==> flow/design.v <==
module RA1SH (
   Q,
   CLK,
   CEN,
   WEN,
   A,
   D,
   OEN
);
   parameter BITS = 16;
   parameter word_depth = 16;
   parameter addr_width = 4;
   output [BITS-1:0] Q;
   input CLK;
   input CEN;
   input WEN;
   input [addr_width-1:0] A;
   input [BITS-1:0] D;
   input OEN;
   reg [BITS-1:0] mem [0:word_depth-1];
   reg [BITS-1:0] Qi;
   always @(posedge CLK) begin
      if (!CEN) begin
         if (!WEN) begin
            mem[A] <= D;
            Qi <= D;
         end else begin
            Qi <= mem[A];
         end
      end
   end
   assign Q = OEN ? {BITS{1'b0}} : Qi;
endmodule
module CPU(
				clk,
			  rst_n,
		   IO_stall,
         awid_m_inf,
       awaddr_m_inf,
       awsize_m_inf,
      awburst_m_inf,
        awlen_m_inf,
      awvalid_m_inf,
      awready_m_inf,
        wdata_m_inf,
        wlast_m_inf,
       wvalid_m_inf,
       wready_m_inf,
          bid_m_inf,
        bresp_m_inf,
       bvalid_m_inf,
       bready_m_inf,
         arid_m_inf,
       araddr_m_inf,
        arlen_m_inf,
       arsize_m_inf,
      arburst_m_inf,
      arvalid_m_inf,
      arready_m_inf, 
          rid_m_inf,
        rdata_m_inf,
        rresp_m_inf,
        rlast_m_inf,
       rvalid_m_inf,
       rready_m_inf 
);
input  wire clk, rst_n;
output reg  IO_stall;
parameter ID_WIDTH = 4 , ADDR_WIDTH = 32, DATA_WIDTH = 16, DRAM_NUMBER=2, WRIT_NUMBER=1;
output  wire [WRIT_NUMBER * ID_WIDTH-1:0]        awid_m_inf;
output  wire [WRIT_NUMBER * ADDR_WIDTH-1:0]    awaddr_m_inf;
output  wire [WRIT_NUMBER * 3 -1:0]            awsize_m_inf;
output  wire [WRIT_NUMBER * 2 -1:0]           awburst_m_inf;
output  wire [WRIT_NUMBER * 7 -1:0]             awlen_m_inf;
output  wire [WRIT_NUMBER-1:0]                awvalid_m_inf;
input   wire [WRIT_NUMBER-1:0]                awready_m_inf;
output  wire [WRIT_NUMBER * DATA_WIDTH-1:0]     wdata_m_inf;
output  wire [WRIT_NUMBER-1:0]                  wlast_m_inf;
output  wire [WRIT_NUMBER-1:0]                 wvalid_m_inf;
input   wire [WRIT_NUMBER-1:0]                 wready_m_inf;
input   wire [WRIT_NUMBER * ID_WIDTH-1:0]         bid_m_inf;
input   wire [WRIT_NUMBER * 2 -1:0]             bresp_m_inf;
input   wire [WRIT_NUMBER-1:0]             	   bvalid_m_inf;
output  wire [WRIT_NUMBER-1:0]                 bready_m_inf;
output  wire [DRAM_NUMBER * ID_WIDTH-1:0]       arid_m_inf;
output  wire [DRAM_NUMBER * ADDR_WIDTH-1:0]   araddr_m_inf;
output  wire [DRAM_NUMBER * 7 -1:0]            arlen_m_inf;
output  wire [DRAM_NUMBER * 3 -1:0]           arsize_m_inf;
output  wire [DRAM_NUMBER * 2 -1:0]          arburst_m_inf;
output  wire [DRAM_NUMBER-1:0]               arvalid_m_inf;
input   wire [DRAM_NUMBER-1:0]               arready_m_inf;
input   wire [DRAM_NUMBER * ID_WIDTH-1:0]         rid_m_inf;
input   wire [DRAM_NUMBER * DATA_WIDTH-1:0]     rdata_m_inf;
input   wire [DRAM_NUMBER * 2 -1:0]             rresp_m_inf;
input   wire [DRAM_NUMBER-1:0]                  rlast_m_inf;
input   wire [DRAM_NUMBER-1:0]                 rvalid_m_inf;
output  wire [DRAM_NUMBER-1:0]                 rready_m_inf;
reg  [3:0]current_state ;
reg  [3:0]next_state ;
reg signed [15:0] core_r0 , core_r1 , core_r2 , core_r3 ;
reg signed [15:0] core_r4 , core_r5 , core_r6 , core_r7 ;
reg signed [15:0] core_r8 , core_r9 , core_r10, core_r11;
reg signed [15:0] core_r12, core_r13, core_r14, core_r15;
wire  MEM_cen, MEM_oen;
reg   MEM_wen;
wire  [3:0]MEM_adr;
reg   [15:0]MEM_in ;
wire  [15:0] MEM_out;
wire  [2:0]opcode;
wire  [3:0]rs,rt,rd;
wire  func;
wire  signed[4:0]imm;
wire  [15:0]address;
wire  [15:0]inst;
reg   [15:0]inst_reg1, inst_reg2;
reg   signed [15:0]rs_data,rt_data,rd_data;
reg   in_valid_inst ;
wire  out_valid_inst ;
reg   signed [12:0] pc ;
reg   [4:0]inst_mode ; 
wire  signed [15:0]data_addr;
wire  out_finish_data;
reg   in_valid_data_write ;
reg   in_valid_data_read;
wire  out_valid_data ;
wire  signed[15:0]load_data ;
parameter EMPTY         = 5'd0 ;
parameter ADD           = 5'd1 ;
parameter SUB           = 5'd2 ;
parameter SLT           = 5'd3 ;
parameter MUL           = 5'd4 ;
parameter LOAD          = 5'd5 ;
parameter STORE         = 5'd6 ;
parameter BRANCH        = 5'd7 ;
parameter JUMP          = 5'd8 ;
parameter IDLE              = 4'd0  ;
parameter INST_FETCH_1      = 4'd1  ;
parameter INST_FETCH_2      = 4'd2  ;
parameter SRAM_STORE        = 4'd3  ;
parameter SRAM_TAKE         = 4'd4  ;
parameter INST_DECODE       = 4'd5  ;
parameter EXECUTE           = 4'd6  ;
parameter DATA_LOAD         = 4'd7  ;
parameter DATA_STORE        = 4'd8  ;
parameter WAIT_OUT_FINISH   = 4'd9  ;
parameter WAIT_OUT_VALID_DATA = 4'd10 ;
parameter WRITE_BACK        = 4'd11 ;
parameter CHECK_REG         = 4'd12 ;
assign opcode = inst_reg2[15:13] ;
assign rs     = inst_reg2[12: 9] ;
assign rt     = inst_reg2[ 8: 5] ;
assign rd     = inst_reg2[ 4: 1] ;
assign func   = inst_reg2[0] ;
assign imm    = inst_reg2[ 4: 0] ;
assign address = { 3'b000 , inst_reg2[12:0] } ;
assign data_addr = {4'b0001, ((rs_data + imm) * 2 )} ;  
always@(posedge clk or negedge rst_n)begin
  if(!rst_n)  current_state <= IDLE ;
  else        current_state <= next_state ;
end
always@(*)begin
    case(current_state)
        IDLE : begin
            next_state = INST_FETCH_1 ;
        end
        INST_FETCH_1 : begin
            next_state = INST_FETCH_2 ;
        end
        INST_FETCH_2 : begin
            if(out_valid_inst)  next_state = SRAM_STORE  ;
            else                next_state = INST_FETCH_2 ;
        end
        SRAM_STORE : begin
            next_state = SRAM_TAKE;
        end
        SRAM_TAKE : begin
            next_state = INST_DECODE;
        end
        INST_DECODE : begin
            next_state = EXECUTE ;
        end
        EXECUTE : begin
            if(opcode[2:1] == 2'b00)      next_state = WRITE_BACK  ;  
            else if(opcode == 3'b011)     next_state = DATA_LOAD   ;  
            else if(opcode == 3'b010)     next_state = DATA_STORE  ;  
            else                          next_state = CHECK_REG   ;  
        end
        WRITE_BACK : begin
            next_state = CHECK_REG ;
        end
        DATA_LOAD : begin
            next_state = WAIT_OUT_VALID_DATA;
        end
        DATA_STORE : begin
            next_state = WAIT_OUT_FINISH;
        end
        WAIT_OUT_VALID_DATA :begin
            if(out_valid_data)      next_state = CHECK_REG ;
            else                    next_state = WAIT_OUT_VALID_DATA ;
        end
        WAIT_OUT_FINISH : begin
            if(out_finish_data)  next_state = CHECK_REG;
            else                 next_state = WAIT_OUT_FINISH ;
        end
        CHECK_REG : begin
            next_state = IDLE ;
        end
        default: next_state = current_state ;
    endcase
end
always@(posedge clk or negedge rst_n)begin
    if(!rst_n)    pc <= 13'b0;
    else begin
        if(current_state == CHECK_REG) begin
            if(opcode == 3'b101 &&  (rs_data== rt_data) )    pc  <= pc + 2 + (imm << 1)  ;   
            else if(opcode == 3'b100 )                       pc  <= address;
            else pc <= pc + 2 ;
        end
    end 
end
always@(*)begin
    case(current_state)
        INST_FETCH_1 : in_valid_inst = 1 ;
        default :      in_valid_inst = 0;
    endcase
end
always@(*)begin
    case(current_state)
        DATA_LOAD : in_valid_data_read = 1 ;
        default :      in_valid_data_read = 0;
    endcase
end
always@(*)begin
    case(current_state)
        SRAM_STORE : MEM_wen = 0 ;
        default :    MEM_wen = 1 ;
    endcase
end
always@(*)begin
    case(current_state)
        SRAM_STORE : MEM_in = inst_reg1;
        default :    MEM_in = 0;
    endcase
end
always@(posedge clk or negedge rst_n)begin
    if(!rst_n)      inst_reg1 <= 0;
    else if(out_valid_inst)  inst_reg1 <= inst;
 end
 always@(posedge clk or negedge rst_n)begin
    if(!rst_n)      inst_reg2 <= 0;
    else if(current_state == SRAM_TAKE) inst_reg2 <= MEM_out;
 end
always@(*)begin
    case(opcode)
        3'b000 : begin
            if(func)    inst_mode = ADD ;
            else        inst_mode = SUB ;
        end 
        3'b001 : begin
            if(func)    inst_mode = SLT ;
            else        inst_mode = MUL ;
        end
        3'b011 :        inst_mode = LOAD    ;
        3'b010 :        inst_mode = STORE   ;
        3'b101 :        inst_mode = BRANCH  ;      
        3'b100 :        inst_mode = JUMP    ;
        default : inst_mode = EMPTY ;
    endcase
end
always @(posedge clk or negedge rst_n) begin
    if (!rst_n)     rs_data <= 0 ;
    else begin
        if (current_state == INST_DECODE) begin
            case(rs)
                0:      rs_data <= core_r0  ;
                1:      rs_data <= core_r1  ;
                2:      rs_data <= core_r2  ;
                3:      rs_data <= core_r3  ;
                4:      rs_data <= core_r4  ;
                5:      rs_data <= core_r5  ;
                6:      rs_data <= core_r6  ;
                7:      rs_data <= core_r7  ;
                8:      rs_data <= core_r8  ;
                9:      rs_data <= core_r9  ;
                10:     rs_data <= core_r10 ; 
                11:     rs_data <= core_r11 ; 
                12:     rs_data <= core_r12 ; 
                13:     rs_data <= core_r13 ; 
                14:     rs_data <= core_r14 ; 
                15:     rs_data <= core_r15 ; 
            endcase
        end         
    end
end
always @(posedge clk or negedge rst_n) begin
    if (!rst_n)     rt_data <= 0 ;
    else begin
        if (current_state == INST_DECODE) begin
            case(rt)
                0:      rt_data <= core_r0  ;
                1:      rt_data <= core_r1  ;
                2:      rt_data <= core_r2  ;
                3:      rt_data <= core_r3  ;
                4:      rt_data <= core_r4  ;
                5:      rt_data <= core_r5  ;
                6:      rt_data <= core_r6  ;
                7:      rt_data <= core_r7  ;
                8:      rt_data <= core_r8  ;
                9:      rt_data <= core_r9  ;
                10:     rt_data <= core_r10 ; 
                11:     rt_data <= core_r11 ; 
                12:     rt_data <= core_r12 ; 
                13:     rt_data <= core_r13 ; 
                14:     rt_data <= core_r14 ; 
                15:     rt_data <= core_r15 ; 
            endcase
        end         
    end
end
always@(posedge clk or negedge rst_n)begin
    if(!rst_n)      rd_data <= 0 ;
    else begin
        if(current_state == EXECUTE) begin
            case(inst_mode)
                ADD : rd_data <= rs_data + rt_data ;
                SUB : rd_data <= rs_data - rt_data ;
                SLT : begin
                    if(rt_data > rs_data)   rd_data <= 1'b1 ;
                    else                    rd_data <= 1'b0;
                end 
                MUL : rd_data <= rs_data * rt_data ;
                default : rd_data <= 0 ;
            endcase
        end
    end
end
always@(*)begin
    case(current_state)
        DATA_STORE :          in_valid_data_write = 1'b1;
        default :             in_valid_data_write = 1'b0;
    endcase
end
always@(posedge clk or negedge rst_n)begin
    if(!rst_n)begin
        IO_stall <= 1;
    end
    else begin
        case(current_state)
            CHECK_REG : IO_stall <= 0;
            default: IO_stall <= 1 ;
        endcase
    end
end
always@(posedge clk or negedge rst_n)begin
    if(!rst_n)begin
        core_r0  <= 0;
    end
    else begin
        if(current_state == WRITE_BACK && rd == 0) core_r0 <= rd_data ;
        else if (out_valid_data==1     && rt == 0) core_r0 <= load_data ;
    end
end
always@(posedge clk or negedge rst_n)begin
    if(!rst_n)begin
        core_r1  <= 0;
    end
    else begin
        if(current_state == WRITE_BACK && rd == 1) core_r1 <= rd_data ;
        else if (out_valid_data==1     && rt == 1) core_r1 <= load_data ;
    end
end
always@(posedge clk or negedge rst_n)begin
    if(!rst_n)begin
        core_r2  <= 0;
    end
    else begin
        if(current_state == WRITE_BACK && rd == 2) core_r2 <= rd_data ;
        else if (out_valid_data==1     && rt == 2) core_r2 <= load_data ;
    end
end
always@(posedge clk or negedge rst_n)begin
    if(!rst_n)begin
        core_r3  <= 0;
    end
    else begin
        if(current_state == WRITE_BACK && rd == 3) core_r3 <= rd_data ;
        else if (out_valid_data==1     && rt == 3) core_r3 <= load_data ;
    end
end
always@(posedge clk or negedge rst_n)begin
    if(!rst_n)begin
        core_r4  <= 0;
    end
    else begin
        if(current_state == WRITE_BACK && rd == 4) core_r4 <= rd_data ;
        else if (out_valid_data==1     && rt == 4) core_r4 <= load_data ;
    end
end
always@(posedge clk or negedge rst_n)begin
    if(!rst_n)begin
        core_r5  <= 0;
    end
    else begin
        if(current_state == WRITE_BACK && rd == 5) core_r5 <= rd_data ;
        else if (out_valid_data==1     && rt == 5) core_r5 <= load_data ;
    end
end
always@(posedge clk or negedge rst_n)begin
    if(!rst_n)begin
        core_r6  <= 0;
    end
    else begin
        if(current_state == WRITE_BACK && rd == 6) core_r6 <= rd_data ;
        else if (out_valid_data==1     && rt == 6) core_r6 <= load_data ;
    end
end
always@(posedge clk or negedge rst_n)begin
    if(!rst_n)begin
        core_r7  <= 0;
    end
    else begin
        if(current_state == WRITE_BACK && rd == 7) core_r7 <= rd_data ;
        else if (out_valid_data==1     && rt == 7) core_r7 <= load_data ;
    end
end
always@(posedge clk or negedge rst_n)begin
    if(!rst_n)begin
        core_r8  <= 0;
    end
    else begin
        if(current_state == WRITE_BACK && rd == 8) core_r8 <= rd_data ;
        else if (out_valid_data==1     && rt == 8) core_r8 <= load_data ;
    end
end
always@(posedge clk or negedge rst_n)begin
    if(!rst_n)begin
        core_r9  <= 0;
    end
    else begin
        if(current_state == WRITE_BACK && rd == 9) core_r9 <= rd_data ;
        else if (out_valid_data==1     && rt == 9) core_r9 <= load_data ;
    end
end
always@(posedge clk or negedge rst_n)begin
    if(!rst_n)begin
        core_r10  <= 0;
    end
    else begin
        if(current_state == WRITE_BACK && rd == 10) core_r10 <= rd_data ;
        else if (out_valid_data==1     && rt == 10) core_r10 <= load_data ;
    end
end
always@(posedge clk or negedge rst_n)begin
    if(!rst_n)begin
        core_r11  <= 0;
    end
    else begin
        if(current_state == WRITE_BACK && rd == 11) core_r11 <= rd_data ;
        else if (out_valid_data==1     && rt == 11) core_r11 <= load_data ;
    end
end
always@(posedge clk or negedge rst_n)begin
    if(!rst_n)begin
        core_r12  <= 0;
    end
    else begin
        if(current_state == WRITE_BACK && rd == 12) core_r12 <= rd_data ;
        else if (out_valid_data==1     && rt == 12) core_r12 <= load_data ;
    end
end
always@(posedge clk or negedge rst_n)begin
    if(!rst_n)begin
        core_r13  <= 0;
    end
    else begin
        if(current_state == WRITE_BACK && rd == 13) core_r13 <= rd_data ;
        else if (out_valid_data==1     && rt == 13) core_r13 <= load_data ;
    end
end
always@(posedge clk or negedge rst_n)begin
    if(!rst_n)begin
        core_r14  <= 0;
    end
    else begin
        if(current_state == WRITE_BACK && rd == 14) core_r14 <= rd_data ;
        else if (out_valid_data==1     && rt == 14) core_r14 <= load_data ;
    end
end
always@(posedge clk or negedge rst_n)begin
    if(!rst_n)begin
        core_r15  <= 0;
    end
    else begin
        if(current_state == WRITE_BACK && rd == 15) core_r15 <= rd_data ;
        else if (out_valid_data==1     && rt == 15) core_r15 <= load_data ;
    end
end
assign MEM_cen = 0 ;
assign MEM_oen = 0 ;
assign MEM_adr = 0 ;
RA1SH X_0 (.Q(MEM_out) , .CLK(clk), .CEN(MEM_cen), .WEN(MEM_wen) , .A(MEM_adr) , .D(MEM_in), .OEN(MEM_oen));
read_DRAM_instruction Read_Inst(
                .clk(clk),
              .rst_n(rst_n),
           .in_valid(in_valid_inst),
            .in_addr(pc),
          .out_valid(out_valid_inst),
           .out_inst(inst),
         .arid_m_inf(arid_m_inf[DRAM_NUMBER * ID_WIDTH-1:ID_WIDTH]),
       .araddr_m_inf(araddr_m_inf[DRAM_NUMBER * ADDR_WIDTH-1:ADDR_WIDTH]),
        .arlen_m_inf(arlen_m_inf[DRAM_NUMBER * 7 -1:7]),
       .arsize_m_inf(arsize_m_inf[DRAM_NUMBER * 3 -1:3]),
      .arburst_m_inf(arburst_m_inf[DRAM_NUMBER * 2 -1:2]),
      .arvalid_m_inf(arvalid_m_inf[1]),
      .arready_m_inf(arready_m_inf[1]), 
          .rid_m_inf(rid_m_inf[DRAM_NUMBER * ID_WIDTH-1:ID_WIDTH]),
        .rdata_m_inf(rdata_m_inf[DRAM_NUMBER * DATA_WIDTH-1:DATA_WIDTH]),
        .rresp_m_inf(rresp_m_inf[DRAM_NUMBER * 2 -1:2]),
        .rlast_m_inf(rlast_m_inf[1]),
       .rvalid_m_inf(rvalid_m_inf[1]),
       .rready_m_inf(rready_m_inf[1]) 
);
read_DRAM_data read_DRAM_data(
                .clk(clk),
              .rst_n(rst_n),
           .in_valid(in_valid_data_read),
            .in_addr(data_addr[11:0]),
          .out_valid(out_valid_data),
           .out_data(load_data),
         .arid_m_inf(arid_m_inf[ID_WIDTH-1:0]),
       .araddr_m_inf(araddr_m_inf[ADDR_WIDTH-1:0]),
        .arlen_m_inf(arlen_m_inf[7 -1:0]),
       .arsize_m_inf(arsize_m_inf[3 -1:0]),
      .arburst_m_inf(arburst_m_inf[2 -1:0]),
      .arvalid_m_inf(arvalid_m_inf[0]),
      .arready_m_inf(arready_m_inf[0]), 
          .rid_m_inf(rid_m_inf[ID_WIDTH-1:0]),
        .rdata_m_inf(rdata_m_inf[DATA_WIDTH-1:0]),
        .rresp_m_inf(rresp_m_inf[2 -1:0]),
        .rlast_m_inf(rlast_m_inf[0]),
       .rvalid_m_inf(rvalid_m_inf[0]),
       .rready_m_inf(rready_m_inf[0]) 
);
write_DRAM_data WRITE_DATA(
                .clk(clk),
              .rst_n(rst_n),
           .in_valid(in_valid_data_write),
            .in_addr(data_addr[11:0]),
            .in_data(rt_data),
         .out_finish(out_finish_data),
         .awid_m_inf(awid_m_inf),
       .awaddr_m_inf(awaddr_m_inf),
       .awsize_m_inf(awsize_m_inf),
      .awburst_m_inf(awburst_m_inf),
        .awlen_m_inf(awlen_m_inf),
      .awvalid_m_inf(awvalid_m_inf),
      .awready_m_inf(awready_m_inf),
        .wdata_m_inf(wdata_m_inf),
        .wlast_m_inf(wlast_m_inf),
       .wvalid_m_inf(wvalid_m_inf),
       .wready_m_inf(wready_m_inf),
          .bid_m_inf(bid_m_inf),
        .bresp_m_inf(bresp_m_inf),
       .bvalid_m_inf(bvalid_m_inf),
       .bready_m_inf(bready_m_inf)
);
endmodule
module read_DRAM_instruction(
                clk,
              rst_n,
           in_valid,
            in_addr,
          out_valid,
           out_inst,
         arid_m_inf,
       araddr_m_inf,
        arlen_m_inf,
       arsize_m_inf,
      arburst_m_inf,
      arvalid_m_inf,
      arready_m_inf, 
          rid_m_inf,
        rdata_m_inf,
        rresp_m_inf,
        rlast_m_inf,
       rvalid_m_inf,
       rready_m_inf 
);
parameter ID_WIDTH = 4 , ADDR_WIDTH = 32, DATA_WIDTH = 16, DRAM_NUMBER=2, WRIT_NUMBER=1;
input  wire clk, rst_n;
input  in_valid;
input  [12:0] in_addr;  
output reg out_valid;
output reg [15:0] out_inst;
output  wire [ID_WIDTH-1:0]       arid_m_inf;
output  wire [ADDR_WIDTH-1:0]   araddr_m_inf;
output  wire [7 -1:0]            arlen_m_inf;
output  wire [3 -1:0]           arsize_m_inf;
output  wire [2 -1:0]          arburst_m_inf;
output  reg                    arvalid_m_inf;
input   wire                   arready_m_inf;
input   wire [ID_WIDTH-1:0]         rid_m_inf;
input   wire [DATA_WIDTH-1:0]     rdata_m_inf;
input   wire [2 -1:0]             rresp_m_inf;
input   wire                      rlast_m_inf;
input   wire                     rvalid_m_inf;
output  reg                      rready_m_inf;
reg     [1:0]current_state,next_state;
reg     [15:0]out_reg;
assign arid_m_inf = 0 ;
assign arlen_m_inf = 7'b0 ;
assign arsize_m_inf = 3'b001 ;
assign arburst_m_inf = 2'b01 ;
assign araddr_m_inf = {16'd0, 4'b0001, in_addr[11:0] };
parameter   IDLE = 2'd0;
parameter   SEND = 2'd1;
parameter   WAIT = 2'd2;
parameter   OUT  = 2'd3;
always@(posedge clk or negedge rst_n)begin
  if(!rst_n)  current_state <= 0;
  else current_state <= next_state;
end
always@(*)begin
    case(current_state)
        IDLE : begin
            if(in_valid)    next_state = SEND ;
            else            next_state = IDLE ;
        end
        SEND : begin
            if(arready_m_inf) next_state = WAIT ;
            else              next_state = SEND ;
        end
        WAIT : begin
            if(rlast_m_inf)  next_state = OUT ;
            else             next_state = WAIT;
        end
        OUT: begin
            next_state = IDLE;
        end
        default : next_state = current_state;
    endcase
end
always@(*)begin
    case(current_state)
        SEND : arvalid_m_inf = 1 ;
        default : arvalid_m_inf = 0;
    endcase
end
always@(*)begin
    case(current_state)
        WAIT : rready_m_inf = 1;
        default : rready_m_inf = 0;
    endcase
end
always@(*)begin
    case(current_state)
        OUT :     out_valid = 1;
        default : out_valid = 0;
    endcase
end
always@(posedge clk or negedge rst_n)begin
  if(!rst_n)            out_reg <= 0;
  else if(rlast_m_inf)  out_reg <= rdata_m_inf;
end
always@(*)begin
    case(current_state)
        OUT :     out_inst = out_reg ;  
        default : out_inst = 0 ; 
    endcase
end
endmodule
module read_DRAM_data(
                clk,
              rst_n,
           in_valid,
            in_addr,
            in_data,
          out_valid,
           out_data,
         arid_m_inf,
       araddr_m_inf,
        arlen_m_inf,
       arsize_m_inf,
      arburst_m_inf,
      arvalid_m_inf,
      arready_m_inf, 
          rid_m_inf,
        rdata_m_inf,
        rresp_m_inf,
        rlast_m_inf,
       rvalid_m_inf,
       rready_m_inf 
);
parameter ID_WIDTH = 4 , ADDR_WIDTH = 32, DATA_WIDTH = 16, DRAM_NUMBER=2, WRIT_NUMBER=1;
input  wire clk, rst_n;
input  in_valid;
input  [11:0] in_addr;
input  [15:0] in_data;
output reg out_valid;
output reg [15:0] out_data;
output  wire [ID_WIDTH-1:0]       arid_m_inf;
output  wire [ADDR_WIDTH-1:0]   araddr_m_inf;
output  wire [7 -1:0]            arlen_m_inf;
output  wire [3 -1:0]           arsize_m_inf;
output  wire [2 -1:0]          arburst_m_inf;
output  reg                    arvalid_m_inf;
input   wire                   arready_m_inf;
input   wire [ID_WIDTH-1:0]         rid_m_inf;
input   wire [DATA_WIDTH-1:0]     rdata_m_inf;
input   wire [2 -1:0]             rresp_m_inf;
input   wire                      rlast_m_inf;
input   wire                     rvalid_m_inf;
output  reg                      rready_m_inf;
parameter IDLE  = 2'd0 ;
parameter SEND  = 2'd1 ;
parameter WAIT  = 2'd2 ;
parameter OUT   = 2'd3 ;
reg      [1:0] current_state, next_state;
reg      [15:0]out_reg;
assign   arid_m_inf = 0 ;
assign   arlen_m_inf = 7'b0 ;
assign   arsize_m_inf = 3'b001 ;
assign   arburst_m_inf = 2'b01 ;
assign   araddr_m_inf = { 16'd0 , 4'b001 , in_addr } ;
always @(posedge clk or negedge rst_n) begin
    if (!rst_n)     current_state <= IDLE ;
    else            current_state <= next_state ;
end
always @(*)begin
    case(current_state)
        IDLE : begin
            if(in_valid)    next_state = SEND ;
            else            next_state = IDLE ;
        end
        SEND : begin
            if(arready_m_inf) next_state = WAIT ;
            else              next_state = SEND ; 
        end
        WAIT : begin
            if(rlast_m_inf)  next_state = OUT ;
            else             next_state = WAIT;
        end
        OUT : begin
            next_state = IDLE;
        end
        default : next_state = current_state ;
    endcase
end
always@(*)begin
    case(current_state)
        SEND : arvalid_m_inf = 1 ;
        default : arvalid_m_inf = 0;
    endcase
end
always@(*)begin
    case(current_state)
        WAIT :    rready_m_inf = 1;
        default : rready_m_inf = 0;
    endcase
end
always@(*)begin
    case(current_state)
        OUT :     out_valid = 1;
        default : out_valid = 0;
    endcase
end
always@(posedge clk or negedge rst_n)begin
  if(!rst_n)            out_reg <= 0;
  else if(rlast_m_inf)  out_reg <= rdata_m_inf;
end
always@(*)begin
    case(current_state)
        OUT :     out_data = out_reg ;  
        default : out_data = 0 ; 
    endcase
end
endmodule
module write_DRAM_data(
                clk,
              rst_n,
           in_valid,
            in_addr,
            in_data,
         out_finish,
         awid_m_inf,
       awaddr_m_inf,
       awsize_m_inf,
      awburst_m_inf,
        awlen_m_inf,
      awvalid_m_inf,
      awready_m_inf,
        wdata_m_inf,
        wlast_m_inf,
       wvalid_m_inf,
       wready_m_inf,
          bid_m_inf,
        bresp_m_inf,
       bvalid_m_inf,
       bready_m_inf
);
parameter ID_WIDTH = 4 , ADDR_WIDTH = 32, DATA_WIDTH = 16, DRAM_NUMBER=2, WRIT_NUMBER=1;
input  wire clk, rst_n;
input  in_valid;
input  [11:0] in_addr;  
input  [15:0] in_data;
output reg out_finish;
output  wire [ID_WIDTH-1:0]        awid_m_inf;
output  wire [ADDR_WIDTH-1:0]    awaddr_m_inf;
output  wire [3 -1:0]            awsize_m_inf;
output  wire [2 -1:0]           awburst_m_inf;
output  wire [7 -1:0]             awlen_m_inf;
output  reg                     awvalid_m_inf;
input   wire                    awready_m_inf;
output  reg  [DATA_WIDTH-1:0]     wdata_m_inf;
output  reg                       wlast_m_inf;
output  reg                      wvalid_m_inf;
input   wire                     wready_m_inf;
input   wire [ID_WIDTH-1:0]         bid_m_inf;
input   wire [2 -1:0]             bresp_m_inf;
input   wire                     bvalid_m_inf;
output  wire                     bready_m_inf;
parameter IDLE = 3'd0 ;
parameter SEND = 3'd1 ;
parameter WAIT = 3'd2 ;
parameter OUT  = 3'd3 ;
parameter RESPONSE = 3'd4;
reg  [2:0] current_state, next_state;
always @(posedge clk or negedge rst_n) begin
    if (!rst_n)     current_state <= IDLE ;
    else            current_state <= next_state ;
end
always @(*) begin
    case(current_state)
        IDLE : begin
            if(in_valid)        next_state = SEND ;
            else                next_state = IDLE ;
        end
        SEND : begin
            if(awready_m_inf)   next_state = WAIT ;
            else                next_state = SEND ;
        end
        WAIT : begin
            if(wready_m_inf)    next_state = OUT ;
            else                next_state = WAIT;
        end
        OUT : begin
            next_state = RESPONSE ;
        end
        RESPONSE : begin
            if(bvalid_m_inf) next_state = IDLE ;
            else             next_state = RESPONSE ;
        end
        default : next_state = current_state ;
    endcase
end
assign awid_m_inf = 0 ;
assign awlen_m_inf = 7'd0 ;
assign awsize_m_inf = 3'b001 ;
assign awburst_m_inf = 2'b01 ;
assign awaddr_m_inf = { 16'd0 , 4'b0001, in_addr } ;
assign bready_m_inf = (current_state == RESPONSE) ? 1 : 0 ;
always @(*) begin
    case(current_state)
        SEND :    awvalid_m_inf = 1 ;
        default : awvalid_m_inf = 0 ;
    endcase
end
always@(*)begin
    case(current_state)
        WAIT :    wvalid_m_inf = 1;
        default : wvalid_m_inf = 0;
    endcase
end
always@(*)begin
    case(current_state)
        WAIT :    wdata_m_inf = in_data ;
        default : wdata_m_inf = 0 ;
    endcase
end
always@(*)begin
    case(current_state)
        WAIT :    wlast_m_inf = 1;
        default : wlast_m_inf = 0;
    endcase
end
always@(*)begin
    case(current_state)
        OUT :     out_finish = 1;
        default : out_finish = 0;
    endcase
end
endmodule
From RTL to reports: CPU
What the tools print for CPU, step after step.
Line numbers count from 1 in the design file above.
Cell names lack the library's common part.
A cell with n/a has no value.
- top: CPU
- clock: clk
- library: sky130hd
- timing corner: tt_025C_1v80

Word level
Yosys after proc, flatten, opt, wreduce and memory -nomap, before mapping. Memory bits, and registers merged into a memory's read port (data or address), are not among the register bits. Print and check cells are not counted. Equal cells are merged and count once.
Memory sizes are those after Yosys's memory passes, which may raise the word count (mostly to a power of two), join words into wider ones and drop unused or constant bits.
- $add $sub $neg: 5
- multiply operators at 1
- magnitude comparators at 1
- noted equality and inequality tests: 77
- noted mux-type cells: 81
- reductions and logical operators at 60
- operators by type and width (operator ; count):
    16-bit 2-to-1 mux ; 36
    16-bit parallel mux with 16-bit select ; 2
    16-bit by 16-bit multiplier with 16-bit output ; 1
    4-bit == test with constant B ; 29
    4-bit by 3-bit == test with 1-bit output with constant B ; 16
    16-bit parallel mux with 4-bit select ; 1
    4-bit parallel mux with 13-bit select ; 1
    1-bit logical AND ; 33
    2-bit nonzero test ; 16
    4-bit by 2-bit == test with 1-bit output with constant B ; 8
    13-bit 2-to-1 mux ; 2
    4-bit parallel mux with 6-bit select ; 1
    1-bit 2-to-1 mux ; 23
    16-bit adder ; 1
    16-bit subtractor ; 1
    16-bit > comparator ; 1
    16-bit == test ; 1
    4-bit by 1-bit == test with 1-bit output with constant B ; 4
    4-bit logical NOT ; 4
    2-bit parallel mux with 4-bit select ; 2
    3-bit parallel mux with 5-bit select ; 1
    3-bit 2-to-1 mux ; 5
    13-bit by 3-bit adder with 13-bit output with constant B ; 1
    13-bit by 6-bit adder with 13-bit output ; 1
    13-bit nonzero test ; 1
    3-bit by 2-bit == test with 1-bit output with constant B ; 4
    4-bit 2-to-1 mux ; 3
    11-bit by 5-bit adder with 11-bit output ; 1
Other operator kinds: 11; their cells: 25.
- noted register bits after elaboration: 393
- memory bits (writable): 256
- clocked read ports x word width: 16
- memories kept at 1
- input bits: 61
- cells after elaboration at 255
- memory list (name ; depth ; width ; rd ports ; wr ports ; line ; text):
    X_0.mem ; 16 ; 16 ; 1 ; 1 ; 20 ; reg [BITS-1:0] mem [0:word_depth-1];

Logic depth
Yosys ltp: most cells in a row. Word level: on the elaborated netlist, between registers, memories and ports. Mapped: between sequential cells and ports; inverters and the memories' decode and read muxes count.
- depth in word-level cells at 5
- ABC_AREA: 0
- mapped depth: 24
- mapped depth without buffers at 23

Mapped cells and area
The flow's flattened synthesis, as Yosys stat reports it; memories are mapped. The netlist is that of the ABC_AREA named above (0 if unset); the other value can give another one.
The area totals of this step are shown rounded.
- cell types (cell type ; count):
    dfrtp_1 ; 402
    mux2i_1 ; 268
    fa_1 ; 82
    ha_1 ; 115
    a22oi_1 ; 175
    a21oi_1 ; 245
    nor2_1 ; 302
    buf_4 ; 134
    nand2_1 ; 225
    o21ai_0 ; 161
    inv_1 ; 198
    mux2_2 ; 63
    clkbuf_1 ; 161
    edfxtp_1 ; 16
    xnor2_1 ; 53
    o221ai_1 ; 32
    nand4_1 ; 43
    a22o_1 ; 28
Not listed: further types 66, cells in them 395.
- noted cell count: 3098
- mapped area at 28760 µm²
- sequential area: 10670 µm²
- flip-flops at 423
By module: a second synthesis without flattening, with its own total; a netlist apart from the flattened one above.
- cells (unflattened synthesis) at 3662
- area total of the unflattened synthesis at 39420 µm²
Each row is one instance without its submodules.
- modules (module ; times used ; cells ; area (µm²) ; sequential area (µm²)):
    CPU ; 1 ; 2837 ; 25620 ; 9086
    RA1SH ; 1 ; 512 ; 10600 ; 8168
    read_DRAM_data ; 1 ; 114 ; 1259 ; 501.7
    read_DRAM_instruction ; 1 ; 114 ; 1259 ; 501.7
    write_DRAM_data ; 1 ; 85 ; 684.4 ; 126.4

Timing after synthesis
Path of least setup slack by OpenSTA after synthesis, without wires, with an ideal clock, recovery checks aside; 20% of the period is set as input and as output delay. Where synthesis merged equal registers, the netlist keeps one of their names.
- kind: register to register
- start point: register rt_data[4]
- end point: register rd_data[13]
- clock period: 6.0 ns
- library setup time at 0.132 ns
- time at the first pin at 0.000 ns
- arrival at 5.156 ns
- setup slack at 0.712 ns
- noted path delay: 5.288 ns
- noted stages: 21
- noted buffers on the path: 1
- period reached after synthesis at 5.288 ns
"path delay" = arrival - input delay + setup time.
"stages" counts driving pins, that of a launching flip-flop among them; a cell with two outputs on the path counts twice.
"period reached after synthesis" is the clock period less the worst setup slack; recovery checks do not enter. This is arithmetic on one report: input and output delays are still those of the set period (20% each).
Between the ends stands the longest chain of elaborated cells between them, by number of cells; it is not shown to be the way that was timed. Of several equally long chains one is given.
A line is the first line of the expression or statement that the cell stems from. Yosys adds cells for indexed reads and writes and turns some case tables into memories.
At most two assigning lines are given for a register; there are more.
- path through: dfrtp_1 -> inv_1 -> clkbuf_1 -> nor2_1 -> fa_1 -> inv_1 -> fa_1 -> fa_1 -> fa_1 -> inv_1 -> fa_1 -> inv_1 -> fa_1 -> inv_1 -> ha_1 -> nand3_1 -> a21oi_1 -> or4_1 -> nand3_1 -> and3b_1 -> o21ai_1
- cells in the longest elaborated chain at 2
- elaborated cells between the ends (all ways): 4
- RTL lines with such cells at 4
- classes of those cells: add/sub: 2; mul: 1; mux: 1
- ends and longest elaborated chain, post-synthesis (element ; line ; text):
    from (decl) ; 116 ; reg   signed [15:0]rs_data,rt_data,rd_data;
    from (assign) ; 300 ; 0:      rt_data <= core_r0  ;
    from (assign) ; 301 ; 1:      rt_data <= core_r1  ;
    16-bit by 16-bit multiplier with 16-bit output ; 331 ; MUL : rd_data <= rs_data * rt_data ;
    16-bit parallel mux with 4-bit select ; 324 ; case(inst_mode)
    to (assign) ; 325 ; ADD : rd_data <= rs_data + rt_data ;
    to (assign) ; 326 ; SUB : rd_data <= rs_data - rt_data ;
    to (decl) ; 116 ;

Path in the finished layout
From the final timing report of stored run 1: the path of least setup slack in the routed layout; clock arrival at registers is part of the times.
- kind: register to register
- start point: register rs_data[6]
- end point: register rd_data[13]
- clock period: 3.8 ns
- library setup time at 0.14 ns
- time at the first pin at 0.57 ns
- arrival at 5.73 ns
- setup slack at -1.50 ns
- noted stages: 19
- noted buffers on the path: 0
Between the ends stands the longest chain of elaborated cells between them, by number of cells; it is not shown to be the way that was timed. Of several equally long chains one is given.
At most two assigning lines are given for a register; there are more.
- path through: dfrtp_2 -> ha_4 -> fa_1 -> inv_1 -> fa_1 -> inv_1 -> fa_1 -> fa_1 -> fa_1 -> inv_1 -> fa_1 -> inv_2 -> ha_4 -> nand3_1 -> a21oi_2 -> or4_4 -> nand3_4 -> and3b_1 -> o21ai_1
- cells in the longest elaborated chain at 2
- elaborated cells between the ends (all ways): 4
- RTL lines with such cells at 4
- classes of those cells: add/sub: 2; mul: 1; mux: 1
- ends and longest elaborated chain, after layout (element ; line ; text):
    from (decl) ; 116 ; reg   signed [15:0]rs_data,rt_data,rd_data;
    from (assign) ; 275 ; 0:      rs_data <= core_r0  ;
    from (assign) ; 276 ; 1:      rs_data <= core_r1  ;
    16-bit by 16-bit multiplier with 16-bit output ; 331 ; MUL : rd_data <= rs_data * rt_data ;
    16-bit parallel mux with 4-bit select ; 324 ; case(inst_mode)
    to (assign) ; 325 ; ADD : rd_data <= rs_data + rt_data ;
    to (assign) ; 326 ; SUB : rd_data <= rs_data - rt_data ;
    to (decl) ; 116 ;

Memo
Re: implementation data of CPU

Flow measurements of CPU on sky130hd: 2 stored runs with different settings, listed in no order. Input and output delays are each 20% of the period that was set; the output load is 0.01 pF.
"period achieved": clock period set for the run, less the worst setup slack. It is reckoned from that one timing run; input and output delays stay at 20% of the period that was set.
By "time of the worst setup path" is meant the share of the clock period that the worst setup path is allowed (20% is reserved at inputs, 20% at outputs), minus its slack. Clock arrival times at its registers enter into it.
Values from the reports are rounded here.

Stored run 1

==> flow/run.sh <==
#!/bin/bash
# the make line also repeats the synthesis and layout settings of config.mk as NAME=value (left out here)
make -C /OpenROAD-flow-scripts/flow DESIGN_CONFIG=/design/flow/config.mk WORK_HOME=/design/flow/orfs CLKGATE_MAP_FILE= finish
==> flow/config.mk <==
export PLATFORM = sky130hd
export DESIGN_NAME = CPU
export DESIGN_NICKNAME = CPU
export VERILOG_FILES = /design/flow/design.v
export SDC_FILE = /design/flow/constraint.sdc
export NUM_CORES = 4
export LEC_CHECK = 0
export CAP_MARGIN = 10
export CELL_PAD_IN_SITES_GLOBAL_PLACEMENT = 2
export CORE_MARGIN = 4
export CORE_UTILIZATION = 43
export CTS_CLUSTER_DIAMETER = 166
export CTS_CLUSTER_SIZE = 11
export GPL_ROUTABILITY_DRIVEN = 0
export GPL_TIMING_DRIVEN = 0
export HOLD_SLACK_MARGIN = 0.03
export SETUP_SLACK_MARGIN = -0.12
export SLEW_MARGIN = 20
export TNS_END_PERCENT = 40
==> flow/constraint.sdc <==
create_clock -name core_clock -period 3.8 [get_ports {clk}]
set_input_delay 0.7600 -clock core_clock [delete_from_list [all_inputs] [get_ports {clk}]]
set_output_delay 0.7600 -clock core_clock [all_outputs]
set_load 0.01 [all_outputs]

Measured in stored run 1:
- Yosys chip area after synthesis: 28760 µm²
- period achieved at 5.297 ns
- noted the worst setup slack after layout: -1.497 ns
- standard-cell area after layout at 33770 µm²
- total negative slack on setup checks at -13.11 ns
- time of the worst setup path: 5.30 ns
- worst setup path type: register to register
- overall die area: 71090 µm²
- utilization in the final report: 51.2%

Stored run 2

==> flow/run.sh <==
#!/bin/bash
# the make line also repeats the synthesis and layout settings of config.mk as NAME=value (left out here)
make -C /OpenROAD-flow-scripts/flow DESIGN_CONFIG=/design/flow/config.mk WORK_HOME=/design/flow/orfs CLKGATE_MAP_FILE= finish
==> flow/config.mk <==
export PLATFORM = sky130hd
export DESIGN_NAME = CPU
export DESIGN_NICKNAME = CPU
export VERILOG_FILES = /design/flow/design.v
export SDC_FILE = /design/flow/constraint.sdc
export NUM_CORES = 4
export LEC_CHECK = 0
export CAP_MARGIN = 30
export CELL_PAD_IN_SITES_GLOBAL_PLACEMENT = 2
export CORE_MARGIN = 4
export CORE_UTILIZATION = 43
export CTS_CLUSTER_DIAMETER = 166
export CTS_CLUSTER_SIZE = 11
export GPL_ROUTABILITY_DRIVEN = 0
export HOLD_SLACK_MARGIN = 0.03
export SETUP_SLACK_MARGIN = -0.12
export SLEW_MARGIN = 20
export TNS_END_PERCENT = 75
==> flow/constraint.sdc <==
create_clock -name core_clock -period 3.8 [get_ports {clk}]
set_input_delay 0.7600 -clock core_clock [delete_from_list [all_inputs] [get_ports {clk}]]
set_output_delay 0.7600 -clock core_clock [all_outputs]
set_load 0.01 [all_outputs]

Measured in stored run 2:
- Yosys chip area after synthesis: 28760 µm²
- period achieved at 5.135 ns
- noted the worst setup slack after layout: -1.335 ns
- standard-cell area after layout at 33460 µm²
- total negative slack on setup checks at -11.25 ns
- time of the worst setup path: 5.14 ns
- worst setup path type: register to register
- overall die area: 71090 µm²
- utilization in the final report: 50.7%
